==> flow/design.v <==
module CONV(
	input			clk,               
	input			reset,             
	output reg		busy,	            
	input			ready,	            
	output reg[11:0]	iaddr,            
	input signed[19:0]	idata,            
	output reg 	     cwr,              
	output reg[11:0] 	caddr_wr,         
	output reg[19:0] 	cdata_wr,         
	output reg	 crd,               
	output reg[11:0]	caddr_rd,         
	input	[19:0]		cdata_rd,         
	output reg[2:0] 	csel              
);
parameter signed bias = 40'h0013100000;    
parameter signed K0_0 = 20'h0A89E;         
parameter signed K0_1 = 20'h092D5;         
parameter signed K0_2 = 20'h06D43;         
parameter signed K0_3 = 20'h01004;         
parameter signed K0_4 = 20'hF8F71;         
parameter signed K0_5 = 20'hF6E54;         
parameter signed K0_6 = 20'hFA6D7;         
parameter signed K0_7 = 20'hFC834;         
parameter signed K0_8 = 20'hFAC19;         
parameter IDLE       = 3'd0;    
parameter READ_CONV  = 3'd1;    
parameter WRITE_L0   = 3'd2;    
parameter DELAY1     = 3'd3;    
parameter READ_L0    = 3'd4;    
parameter WRITE_L1   = 3'd5;    
parameter DELAY2     = 3'd6;    
parameter FINISH     = 3'd7;    
reg [5:0] x, y, L1_x, L1_y;             
reg [3:0] counter_kdata, counter_kaddr;   
reg [2:0] counter_layer1;	            
reg [2:0] current_state, next_state;    
reg signed [19:0] Kernel;               
reg signed [39:0] conv_sum;             
reg signed [19:0] idata_tmp;            
wire signed [39:0] data_conv;
wire signed [19:0] conv_result;
assign data_conv = Kernel * idata_tmp;              
assign conv_result[19:0] = conv_sum[35:16] + conv_sum[15];   
always@(*) begin
	case(counter_kdata)
		4'd1: Kernel = K0_0;
		4'd2: Kernel = K0_1;
		4'd3: Kernel = K0_2;
		4'd4: Kernel = K0_3;
		4'd5: Kernel = K0_4;
		4'd6: Kernel = K0_5;
		4'd7: Kernel = K0_6;
		4'd8: Kernel = K0_7;
		4'd9: Kernel = K0_8;
		default: Kernel = 0;
	endcase
end
always@(posedge clk or posedge reset) begin
	if(reset) 
		current_state <= IDLE;
	else 
		current_state <= next_state;
end
always @(*) begin
	case (current_state)
		IDLE:       next_state = (ready) ? READ_CONV : IDLE;
		READ_CONV:  next_state = (counter_kdata == 4'd10) ? WRITE_L0 : READ_CONV;  
		WRITE_L0:   next_state = DELAY1;
		DELAY1:     next_state = (x == 6'd0 && y == 6'd0) ? READ_L0 : READ_CONV;
		READ_L0:    next_state = (counter_layer1 == 3'd4) ? WRITE_L1 : READ_L0;
		WRITE_L1:   next_state = DELAY2;
		DELAY2:     next_state = (L1_x == 6'd0 && L1_y == 6'd0) ? FINISH : READ_L0;
		FINISH:     next_state = FINISH;
		default:    next_state = IDLE;
	endcase
end
always@(posedge clk or posedge reset) begin
	if(reset) begin 
		iaddr <= 12'd0;
	end else if(current_state == READ_CONV) begin 
		case(counter_kaddr)
			4'd0: iaddr <= (y-1)*64 + x-1;
			4'd1: iaddr <= (y-1)*64 + x;
			4'd2: iaddr <= (y-1)*64 + x+1;
			4'd3: iaddr <= y*64 + x-1;
			4'd4: iaddr <= y*64 + x;		 
			4'd5: iaddr <= y*64 + x+1;		
			4'd6: iaddr <= (y+1)*64 + x-1;
			4'd7: iaddr <= (y+1)*64 + x;
			4'd8: iaddr <= (y+1)*64 + x+1;
			default: iaddr <= iaddr;
		endcase
	end
end
always@(posedge clk or posedge reset) begin
	if(reset) 
		counter_kaddr <= 4'd0;
	else if(current_state == READ_CONV) 
		counter_kaddr <= counter_kaddr + 4'd1;
	else 
		counter_kaddr <= counter_kaddr;
end
always@(posedge clk or posedge reset) begin
	if(reset) 
		idata_tmp <= 0;
	else if(current_state == READ_CONV) begin
		case(counter_kdata)
			4'd0: idata_tmp <= (x == 0 || y == 0) ? 20'd0 : idata;
			4'd1: idata_tmp <= (y == 0) ? 20'd0 : idata;
			4'd2: idata_tmp <= (x == 63 || y == 0) ? 20'd0 : idata;
			4'd3: idata_tmp <= (x == 0) ? 20'd0 : idata;
			4'd4: idata_tmp <= idata;
			4'd5: idata_tmp <= (x == 63) ? 20'd0 : idata;
			4'd6: idata_tmp <= (x == 0 || y == 63) ? 20'd0 : idata;
			4'd7: idata_tmp <= (y == 63) ? 20'd0 : idata;
			4'd8: idata_tmp <= (x == 63 || y == 63) ? 20'd0 : idata;
			default: idata_tmp <= idata_tmp;
		endcase
	end 
end
always@(posedge clk or posedge reset) begin
	if(reset) 
		conv_sum <= 40'd0;
	else if(current_state == READ_CONV) begin
		if(counter_kdata == 0) 
			conv_sum <= 40'd0;
		else if(counter_kdata == 10)     
			conv_sum <= conv_sum + bias;
		else  
			conv_sum <= conv_sum + data_conv;  
	end
end
always@(posedge clk or posedge reset) begin
	if(reset) 
		busy <= 0;
	else if(ready) 
		busy <= 1; 
	else if(current_state == FINISH) 
		busy <= 0;
end
always@(posedge clk or posedge reset) begin
	if(reset) 
		cwr <= 1'd0;
	else if(current_state == WRITE_L0 || current_state == WRITE_L1)
		cwr <= 1'd1;
	else 
		cwr <= 1'd0;
end
always@(posedge clk or posedge reset) begin
	if(reset) 
		crd <= 1'd0;
	else if(current_state == READ_L0) 
		crd <= 1'd1;
	else 
		crd <= 1'd0;
end
always@(posedge clk or posedge reset) begin
	if(reset) 
		csel <= 3'b000;
	else if(current_state == WRITE_L0) 
		csel <= 3'b001;
	else if(current_state == WRITE_L1) 
		csel <= 3'b011;
	else if(current_state == READ_L0) 
		csel <= 3'b001;
	else 
		csel <= csel;
end
always@(posedge clk or posedge reset) begin
	if(reset) 
		caddr_rd <= 12'd0;
	else if(current_state == READ_L0) begin
		case(counter_layer1)
			3'd0: caddr_rd <= L1_y*64 + L1_x;
			3'd1: caddr_rd <= L1_y*64 + L1_x+1;
			3'd2: caddr_rd <= (L1_y+1)*64 + L1_x;
			3'd3: caddr_rd <= (L1_y+1)*64 + L1_x+1;
		endcase 
	end
end
always@(posedge clk or posedge reset) begin
	if(reset) 
		caddr_wr <= 0;
	else if(current_state == WRITE_L0)  
		caddr_wr <= y * 64 + x; 
	else if(current_state == WRITE_L1)  
		caddr_wr <= (L1_y/2) * 32 + (L1_x/2);  
end
reg signed [19:0] current_max;
always@(posedge clk or posedge reset) begin
	if(reset) begin
		cdata_wr <= 20'd0;
		current_max <= 20'd0; 
	end else begin
		case(current_state)
			WRITE_L0:  
				cdata_wr <= (conv_sum[39]) ? 20'd0 : conv_result;
			READ_L0: begin				
				if(counter_layer1 == 3'd1) begin	 
					current_max <= cdata_rd; 		 
				end else begin
					current_max <= (cdata_rd > current_max) ? cdata_rd : current_max;
				end
			end
			WRITE_L1: begin
				cdata_wr <= current_max;
				current_max <= 20'h00000;  
			end
			default: begin
			end
		endcase
	end
end
always@(posedge clk or posedge reset) begin
	if(reset) begin
		x <= 6'd0; 
		y <= 6'd0;
	end else if(current_state == WRITE_L0) begin
		if(x == 6'd63) begin  
			x <= 6'd0;
			y <= y + 6'd1;
		end else begin
			x <= x + 6'd1;
		end
	end
end
always@(posedge clk or posedge reset) begin
	if(reset) begin
		L1_x <= 6'd0; 
		L1_y <= 6'd0;
	end else if(current_state == WRITE_L1) begin
		if(L1_x == 6'd62) begin
			L1_x <= 0;
			L1_y <= L1_y + 2;
		end else begin
			L1_x <= L1_x + 2;
		end
	end
end
always@(posedge clk or posedge reset) begin
	if(reset) 
		counter_kdata <= 4'd0;
	else 
		counter_kdata <= counter_kaddr;
end
always@(posedge clk or posedge reset) begin
	if(reset) 
		counter_layer1 <= 0;
	else if(current_state == READ_L0) 
		counter_layer1 <= counter_layer1 + 3'd1;
	else 
		counter_layer1 <= 0;
end
endmodule
Memo
Re: synthesis data of CONV

======== From RTL to reports: CONV ========
Tool output for the design above before and after an edit, in the order of the flow.
Lines under "original" count in the file above, lines under "edited" in the edited file.
"change": "edited" minus "original" as printed here. "relative change": 100 x difference / "original".
Operators carry their Yosys type and port widths (W data, S select, Z words).
Not given: -
set-up
  design top .............................. CONV
  clock input ............................. clk
  library ................................. sky130hd
  timing corner ........................... tt_025C_1v80

======== Diff ========
The edit as a unified diff against the file above.
The edited RTL no longer does the same as the RTL above: the edit was made by script, with no optimisation intended.
begin of diff
@@ -239,10 +239,5 @@
 	end
 end
-always@(posedge clk or posedge reset) begin
-	if(reset) 
-		counter_kdata <= 4'd0;
-	else 
-		counter_kdata <= counter_kaddr;
-end
+always @(*) counter_kdata = counter_kaddr;
 always@(posedge clk or posedge reset) begin
 	if(reset) 
end of diff

======== Word-level counts ========
Yosys after proc, flatten, opt, wreduce and memory -nomap, before mapping. Memory bits, and registers merged into a memory's read port (data or address), are not among the register bits. Print and check cells are not counted.
Yosys's memory passes give these memory sizes; they may raise the number of words (mostly to a power of two), join words into wider ones and drop unused or constant bits.
storage and ports
  element                      original  edited  change  relative change (%)
  memories kept                1         1       0       0.00
  ROM bits                     320       320     0       0.00
  flip-flop bits (word level)  180       176     -4      -2.22
cells by class
  element               original  edited  change  relative change (%)
  multipliers           1         1       0       0.00
  reduce/logical cells  28        25      -3      -10.71
  equal/unequal tests   32        24      -8      -25.00
  $add $sub $neg        26        26      0       0.00
  muxes and demuxes     36        36      0       0.00
  $lt $le $gt $ge       1         1       0       0.00
memory list
  element                                  original          edited
  words x width with read and write ports  16 x 20 bit 1R0W  16 x 20 bit 1R0W
operators with widths
  operator                 original  edited  change  relative change (%)
  $eq A4 B3 Y1 const B     8         4       -4      -50.00
  $eq A4 B2 Y1 const B     4         2       -2      -50.00
  $reduce_and A2 Y1        6         5       -1      -16.67
  $eq A4 B4 Y1 const B     3         2       -1      -33.33
  $eq A4 B1 Y1 const B     2         1       -1      -50.00
  $logic_not A4 Y1         2         1       -1      -50.00
  $reduce_bool A9 Y1       2         1       -1      -50.00
  $mux W20                 11        11      0       0.00
  $mux W1                  6         6       0       0.00
  $add A12 B1 Y12 const B  5         5       0       0.00
  $add A12 B6 Y12          5         5       0       0.00
  $eq A3 B3 Y1 const B     5         5       0       0.00
  $logic_or A1 B1 Y1       5         5       0       0.00
  $mux W3                  5         5       0       0.00
  $add A6 B1 Y6 const B    4         4       0       0.00
  $eq A3 B2 Y1 const B     4         4       0       0.00
  $logic_not A6 Y1         4         4       0       0.00
  $eq A6 B6 Y1 const B     3         3       0       0.00
  $reduce_bool A2 Y1       3         3       0       0.00
  $sub A12 B1 Y12 const B  3         3       0       0.00
  $add A6 B2 Y6 const B    2         2       0       0.00
  $eq A3 B1 Y1 const B     2         2       0       0.00
  $logic_and A1 B1 Y1      2         2       0       0.00
  $logic_not A3 Y1         2         2       0       0.00
  $mux W12                 2         2       0       0.00
  $mux W2                  2         2       0       0.00
  $mux W40                 2         2       0       0.00
  $mux W6                  2         2       0       0.00
The list need not be complete.

======== Longest topological paths ========
Longest topological path by Yosys (ltp), each cell counted once; first at word level (registers and memories cut), then after technology mapping (sequential cells cut; the memories' decode and read muxes count).
logic depth
  element                        original  edited  change  relative change (%)
  depth in word-level cells      4         4       0       0.00
  ABC_AREA                       0         0       -       -
  depth in mapped cells          33        33      0       0.00
  gate-level depth less buffers  31        30      -1      -3.23

======== Synthesis result ========
Yosys stat after the flow's synthesis: flattened, memories mapped to cells. It holds for the ABC_AREA given above (unset counts as 0); a run with the other value may have another netlist.
cell types
  cell type                  original  edited  change  relative change (%)
  sky130_fd_sc_hd__nor3_1    21        46      +25     +119.05
  sky130_fd_sc_hd__a221o_1   2         23      +21     +1,050.00
  sky130_fd_sc_hd__a22o_1    46        27      -19     -41.30
  sky130_fd_sc_hd__clkbuf_1  137       121     -16     -11.68
  sky130_fd_sc_hd__o21ai_0   109       122     +13     +11.93
  sky130_fd_sc_hd__a22oi_1   5         16      +11     +220.00
  sky130_fd_sc_hd__nand3_1   37        27      -10     -27.03
  sky130_fd_sc_hd__xor2_1    31        24      -7      -22.58
  sky130_fd_sc_hd__nor4_1    12        5       -7      -58.33
  sky130_fd_sc_hd__a21oi_1   88        82      -6      -6.82
  sky130_fd_sc_hd__a221oi_1  31        25      -6      -19.35
  sky130_fd_sc_hd__dfrtp_1   181       177     -4      -2.21
  sky130_fd_sc_hd__ha_1      175       171     -4      -2.29
  sky130_fd_sc_hd__nor2_1    89        85      -4      -4.49
  sky130_fd_sc_hd__and3_1    18        22      +4      +22.22
  sky130_fd_sc_hd__nand2b_1  14        10      -4      -28.57
  sky130_fd_sc_hd__a31oi_1   11        7       -4      -36.36
  sky130_fd_sc_hd__buf_2     2         6       +4      +200.00
The list need not be complete.
synthesis totals
  element                            original  edited    change  relative change (%)
  sequential part of the area (µm²)  4,555.6   4,455.5   -100.1  -2.20
  mapped flip-flops                  182       178       -4      -2.20
  mapped cells                       2,857     2,832     -25     -0.88
  cell area after synthesis (µm²)    25,906.1  25,622.1  -284.0  -1.10
  buffers                            149       139       -10     -6.71

======== Timing after synthesis ========
Path of least setup slack by OpenSTA after synthesis, without wires, with an ideal clock, recovery checks aside; 20% of the period is set as input and as output delay. Where synthesis merged equal registers, the netlist keeps one of their names.
timing post-synthesis
  element                        original                   edited                     change  relative change (%)
  path type                      flip-flop to flip-flop     flip-flop to flip-flop     -       -
  start point                    register counter_kdata[0]  register counter_kaddr[0]  -       -
  end point                      register conv_sum[36]      register conv_sum[37]      -       -
  time at the first pin (ns)     0.000                      0.000                      0.000   -
  delay of the path (ns)         8.312                      8.146                      -0.166  -2.00
  period (ns)                    8.0                        8.0                        0.0     0.00
  stages                         30                         28                         -2      -6.67
  path slack (ns)                -0.312                     -0.146                     +0.166  -
  data required time (ns)        7.860                      7.869                      +0.009  +0.11
  arrival time (ns)              8.172                      8.015                      -0.157  -1.92
  synthesis period reached (ns)  8.312                      8.146                      -0.166  -2.00
"delay of the path" = arrival - input delay + setup time.
"stages" counts driving pins, that of a launching flip-flop among them; a cell with two outputs on the path counts twice.
"synthesis period reached" is the clock period less the worst setup slack; recovery checks do not enter. This is arithmetic on one report: input and output delays are still those of the set period (20% each).
The rows between start and end are the longest chain of elaborated cells between them; the timing report does not say that the signal goes this way. Where chains are equally long, one stands for them.
Each line given opens the expression or statement behind the cell; cells for indexed reads and writes are added by Yosys, which also makes memories of some case tables.
A memory read counts as a cell of the chain, while the word-level depth stops at memories.
At most two assigning lines are given for a register; there are more.
on the way, post-synthesis, original
  path through ............................ sky130_fd_sc_hd__dfrtp_1 -> sky130_fd_sc_hd__inv_1 -> sky130_fd_sc_hd__ha_1 -> sky130_fd_sc_hd__inv_1 -> sky130_fd_sc_hd__nand2_1 -> sky130_fd_sc_hd__o21ai_0 -> sky130_fd_sc_hd__clkbuf_1 -> sky130_fd_sc_hd__nand2_1 -> sky130_fd_sc_hd__fa_1 -> sky130_fd_sc_hd__inv_1 -> sky130_fd_sc_hd__fa_1 -> sky130_fd_sc_hd__inv_1 -> sky130_fd_sc_hd__fa_1 -> sky130_fd_sc_hd__inv_1 -> sky130_fd_sc_hd__fa_1 -> sky130_fd_sc_hd__fa_1 -> sky130_fd_sc_hd__fa_1 -> sky130_fd_sc_hd__inv_1 -> sky130_fd_sc_hd__fa_1 -> sky130_fd_sc_hd__inv_1 -> sky130_fd_sc_hd__ha_1 -> sky130_fd_sc_hd__a21o_1 -> sky130_fd_sc_hd__a221o_1 -> sky130_fd_sc_hd__a21o_1 -> sky130_fd_sc_hd__a311oi_2 -> sky130_fd_sc_hd__a31oi_4 -> sky130_fd_sc_hd__o41ai_4 -> sky130_fd_sc_hd__o21bai_2 -> sky130_fd_sc_hd__xnor2_1 -> sky130_fd_sc_hd__o221ai_1
  length of the longest elaborated chain .. 5
ends and longest elaborated chain, post-synthesis, original
  element           RTL line  RTL
  from (decl)       35        reg [3:0] counter_kdata, counter_kaddr;
  from (assign)     243       counter_kdata <= 4'd0;
  from (assign)     245       counter_kdata <= counter_kaddr;
  $mem_v2 Z16 W20   46        case(counter_kdata)
  $mul A20 B20 Y40  43        assign data_conv = Kernel * idata_tmp;
  $add A40 B40 Y40  131       conv_sum <= conv_sum + data_conv;
  $mux W40          128       else if(counter_kdata == 10)
  $mux W40          126       if(counter_kdata == 0)
  to (assign)       129       conv_sum <= conv_sum + bias;
  to (assign)       131
  to (decl)         39        reg signed [39:0] conv_sum;
on the way, post-synthesis, edited
  path through ............................ sky130_fd_sc_hd__dfrtp_1 -> sky130_fd_sc_hd__inv_1 -> sky130_fd_sc_hd__ha_1 -> sky130_fd_sc_hd__nand2b_1 -> sky130_fd_sc_hd__o21ai_0 -> sky130_fd_sc_hd__clkbuf_1 -> sky130_fd_sc_hd__nand2_1 -> sky130_fd_sc_hd__fa_1 -> sky130_fd_sc_hd__inv_1 -> sky130_fd_sc_hd__fa_1 -> sky130_fd_sc_hd__inv_1 -> sky130_fd_sc_hd__fa_1 -> sky130_fd_sc_hd__inv_1 -> sky130_fd_sc_hd__fa_1 -> sky130_fd_sc_hd__fa_1 -> sky130_fd_sc_hd__fa_1 -> sky130_fd_sc_hd__inv_1 -> sky130_fd_sc_hd__fa_1 -> sky130_fd_sc_hd__inv_1 -> sky130_fd_sc_hd__ha_1 -> sky130_fd_sc_hd__nand2_1 -> sky130_fd_sc_hd__o21ai_0 -> sky130_fd_sc_hd__a2111oi_0 -> sky130_fd_sc_hd__o22ai_2 -> sky130_fd_sc_hd__a21oi_1 -> sky130_fd_sc_hd__a211oi_1 -> sky130_fd_sc_hd__and4b_1 -> sky130_fd_sc_hd__or3_1
  length of the longest elaborated chain .. 5
ends and longest elaborated chain, post-synthesis, edited
  element           RTL line  RTL
  from (decl)       35        reg [3:0] counter_kdata, counter_kaddr;
  from (assign)     100       counter_kaddr <= counter_kaddr + 4'd1;
  from (assign)     102       counter_kaddr <= counter_kaddr;
  $mem_v2 Z16 W20   46        case(counter_kdata)
  $mul A20 B20 Y40  43        assign data_conv = Kernel * idata_tmp;
  $add A40 B40 Y40  131       conv_sum <= conv_sum + data_conv;
  $mux W40          128       else if(counter_kdata == 10)
  $mux W40          126       if(counter_kdata == 0)
  to (assign)       129       conv_sum <= conv_sum + bias;
  to (assign)       131
  to (decl)         39        reg signed [39:0] conv_sum;

======== Worst path after layout ========
From the final timing report of the runs of set A: the path of least setup slack in the routed layout; clock arrival at registers is part of the times.
timing after layout
  element                     original                   edited                     change  relative change (%)
  path type                   flip-flop to flip-flop     flip-flop to flip-flop     -       -
  start point                 register counter_kdata[0]  register counter_kaddr[1]  -       -
  end point                   register conv_sum[36]      register conv_sum[36]      -       -
  path slack (ns)             0.27                       0.31                       +0.04   -
  time at the first pin (ns)  0.48                       0.48                       0.00    0.00
  data required time (ns)     8.35                       8.38                       +0.03   +0.36
  period (ns)                 8.0                        8.0                        0.0     0.00
  arrival time (ns)           8.08                       8.08                       0.00    0.00
  stages                      31                         31                         0       0.00
The rows between start and end are the longest chain of elaborated cells between them; the timing report does not say that the signal goes this way. Where chains are equally long, one stands for them.
A memory read counts as a cell of the chain, while the word-level depth stops at memories.
At most two assigning lines are given for a register; there are more.
on the way, after layout, original
  path through ............................ sky130_fd_sc_hd__dfrtp_1 -> sky130_fd_sc_hd__buf_4 -> sky130_fd_sc_hd__ha_2 -> sky130_fd_sc_hd__buf_4 -> sky130_fd_sc_hd__nand2_1 -> sky130_fd_sc_hd__a21oi_4 -> sky130_fd_sc_hd__buf_12 -> sky130_fd_sc_hd__buf_4 -> sky130_fd_sc_hd__nand2_1 -> sky130_fd_sc_hd__fa_1 -> sky130_fd_sc_hd__inv_1 -> sky130_fd_sc_hd__fa_1 -> sky130_fd_sc_hd__fa_1 -> sky130_fd_sc_hd__fa_1 -> sky130_fd_sc_hd__fa_1 -> sky130_fd_sc_hd__fa_1 -> sky130_fd_sc_hd__inv_1 -> sky130_fd_sc_hd__fa_1 -> sky130_fd_sc_hd__inv_1 -> sky130_fd_sc_hd__ha_1 -> sky130_fd_sc_hd__a211oi_1 -> sky130_fd_sc_hd__nor3b_1 -> sky130_fd_sc_hd__buf_4 -> sky130_fd_sc_hd__o31a_1 -> sky130_fd_sc_hd__a311oi_4 -> sky130_fd_sc_hd__a31oi_4 -> sky130_fd_sc_hd__o41ai_4 -> sky130_fd_sc_hd__buf_4 -> sky130_fd_sc_hd__o21bai_2 -> sky130_fd_sc_hd__xnor2_1 -> sky130_fd_sc_hd__o221ai_1
  length of the longest elaborated chain .. 5
ends and longest elaborated chain, after layout, original
  element           RTL line  RTL
  from (decl)       35        reg [3:0] counter_kdata, counter_kaddr;
  from (assign)     243       counter_kdata <= 4'd0;
  from (assign)     245       counter_kdata <= counter_kaddr;
  $mem_v2 Z16 W20   46        case(counter_kdata)
  $mul A20 B20 Y40  43        assign data_conv = Kernel * idata_tmp;
  $add A40 B40 Y40  131       conv_sum <= conv_sum + data_conv;
  $mux W40          128       else if(counter_kdata == 10)
  $mux W40          126       if(counter_kdata == 0)
  to (assign)       129       conv_sum <= conv_sum + bias;
  to (assign)       131
  to (decl)         39        reg signed [39:0] conv_sum;
on the way, after layout, edited
  path through ............................ sky130_fd_sc_hd__dfrtp_2 -> sky130_fd_sc_hd__inv_2 -> sky130_fd_sc_hd__ha_1 -> sky130_fd_sc_hd__nand2b_1 -> sky130_fd_sc_hd__a21boi_0 -> sky130_fd_sc_hd__o21ai_1 -> sky130_fd_sc_hd__buf_6 -> sky130_fd_sc_hd__and2_1 -> sky130_fd_sc_hd__fa_1 -> sky130_fd_sc_hd__fa_1 -> sky130_fd_sc_hd__inv_1 -> sky130_fd_sc_hd__fa_1 -> sky130_fd_sc_hd__inv_1 -> sky130_fd_sc_hd__fa_1 -> sky130_fd_sc_hd__inv_1 -> sky130_fd_sc_hd__fa_1 -> sky130_fd_sc_hd__inv_1 -> sky130_fd_sc_hd__fa_1 -> sky130_fd_sc_hd__inv_1 -> sky130_fd_sc_hd__fa_1 -> sky130_fd_sc_hd__inv_1 -> sky130_fd_sc_hd__ha_1 -> sky130_fd_sc_hd__nand2_1 -> sky130_fd_sc_hd__o211ai_1 -> sky130_fd_sc_hd__a32oi_1 -> sky130_fd_sc_hd__o21ai_2 -> sky130_fd_sc_hd__a31oi_1 -> sky130_fd_sc_hd__o2bb2ai_1 -> sky130_fd_sc_hd__o21ai_2 -> sky130_fd_sc_hd__a21o_1 -> sky130_fd_sc_hd__a211o_1
  length of the longest elaborated chain .. 5
ends and longest elaborated chain, after layout, edited
  element           RTL line  RTL
  from (decl)       35        reg [3:0] counter_kdata, counter_kaddr;
  from (assign)     100       counter_kaddr <= counter_kaddr + 4'd1;
  from (assign)     102       counter_kaddr <= counter_kaddr;
  $mem_v2 Z16 W20   46        case(counter_kdata)
  $mul A20 B20 Y40  43        assign data_conv = Kernel * idata_tmp;
  $add A40 B40 Y40  131       conv_sum <= conv_sum + data_conv;
  $mux W40          128       else if(counter_kdata == 10)
  $mux W40          126       if(counter_kdata == 0)
  to (assign)       129       conv_sum <= conv_sum + bias;
  to (assign)       131
  to (decl)         39        reg signed [39:0] conv_sum;

======== Measured runs ========
Runs of the flow (Yosys, OpenROAD) on both versions; the two runs of a pair have the same settings. The constraints put input and output delay at 20% of the set period each and load the outputs with 0.01 pF.
flow settings, set A
  period_ns ............................... 8.0
  CAP_MARGIN .............................. 20
  CORE_MARGIN ............................. 2
  CORE_UTILIZATION ........................ 40
  SLEW_MARGIN ............................. 20
results, set A
  element                                 original  edited    change  relative change (%)
  die size (µm²)                          66,817.1  66,095.3  -721.8  -1.08
  worst-case hold slack (ns)              0.483     0.480     -0.003  -
  final design utilization (%)            45.5      45.4      -0.1    -
  period reached (ns)                     7.727     7.694     -0.033  -0.43
  worst slack on setup checks (ns)        0.273     0.306     +0.033  -
  total negative setup slack (ns)         0.000     0.000     0.000   -
  standard-cell area after routing (µm²)  29,216.8  28,673.8  -543.0  -1.86
  power consumption (mW)                  4.922     4.908     -0.014  -0.28
  post-synthesis cell area (µm²)          25,906.1  25,622.1  -284.0  -1.10
"period reached" means the clock period less the worst setup slack. The figure is calculated, with input and output delays left at 20% of the set period.
"power consumption" is the tool's figure for a default switching activity; nothing was simulated.
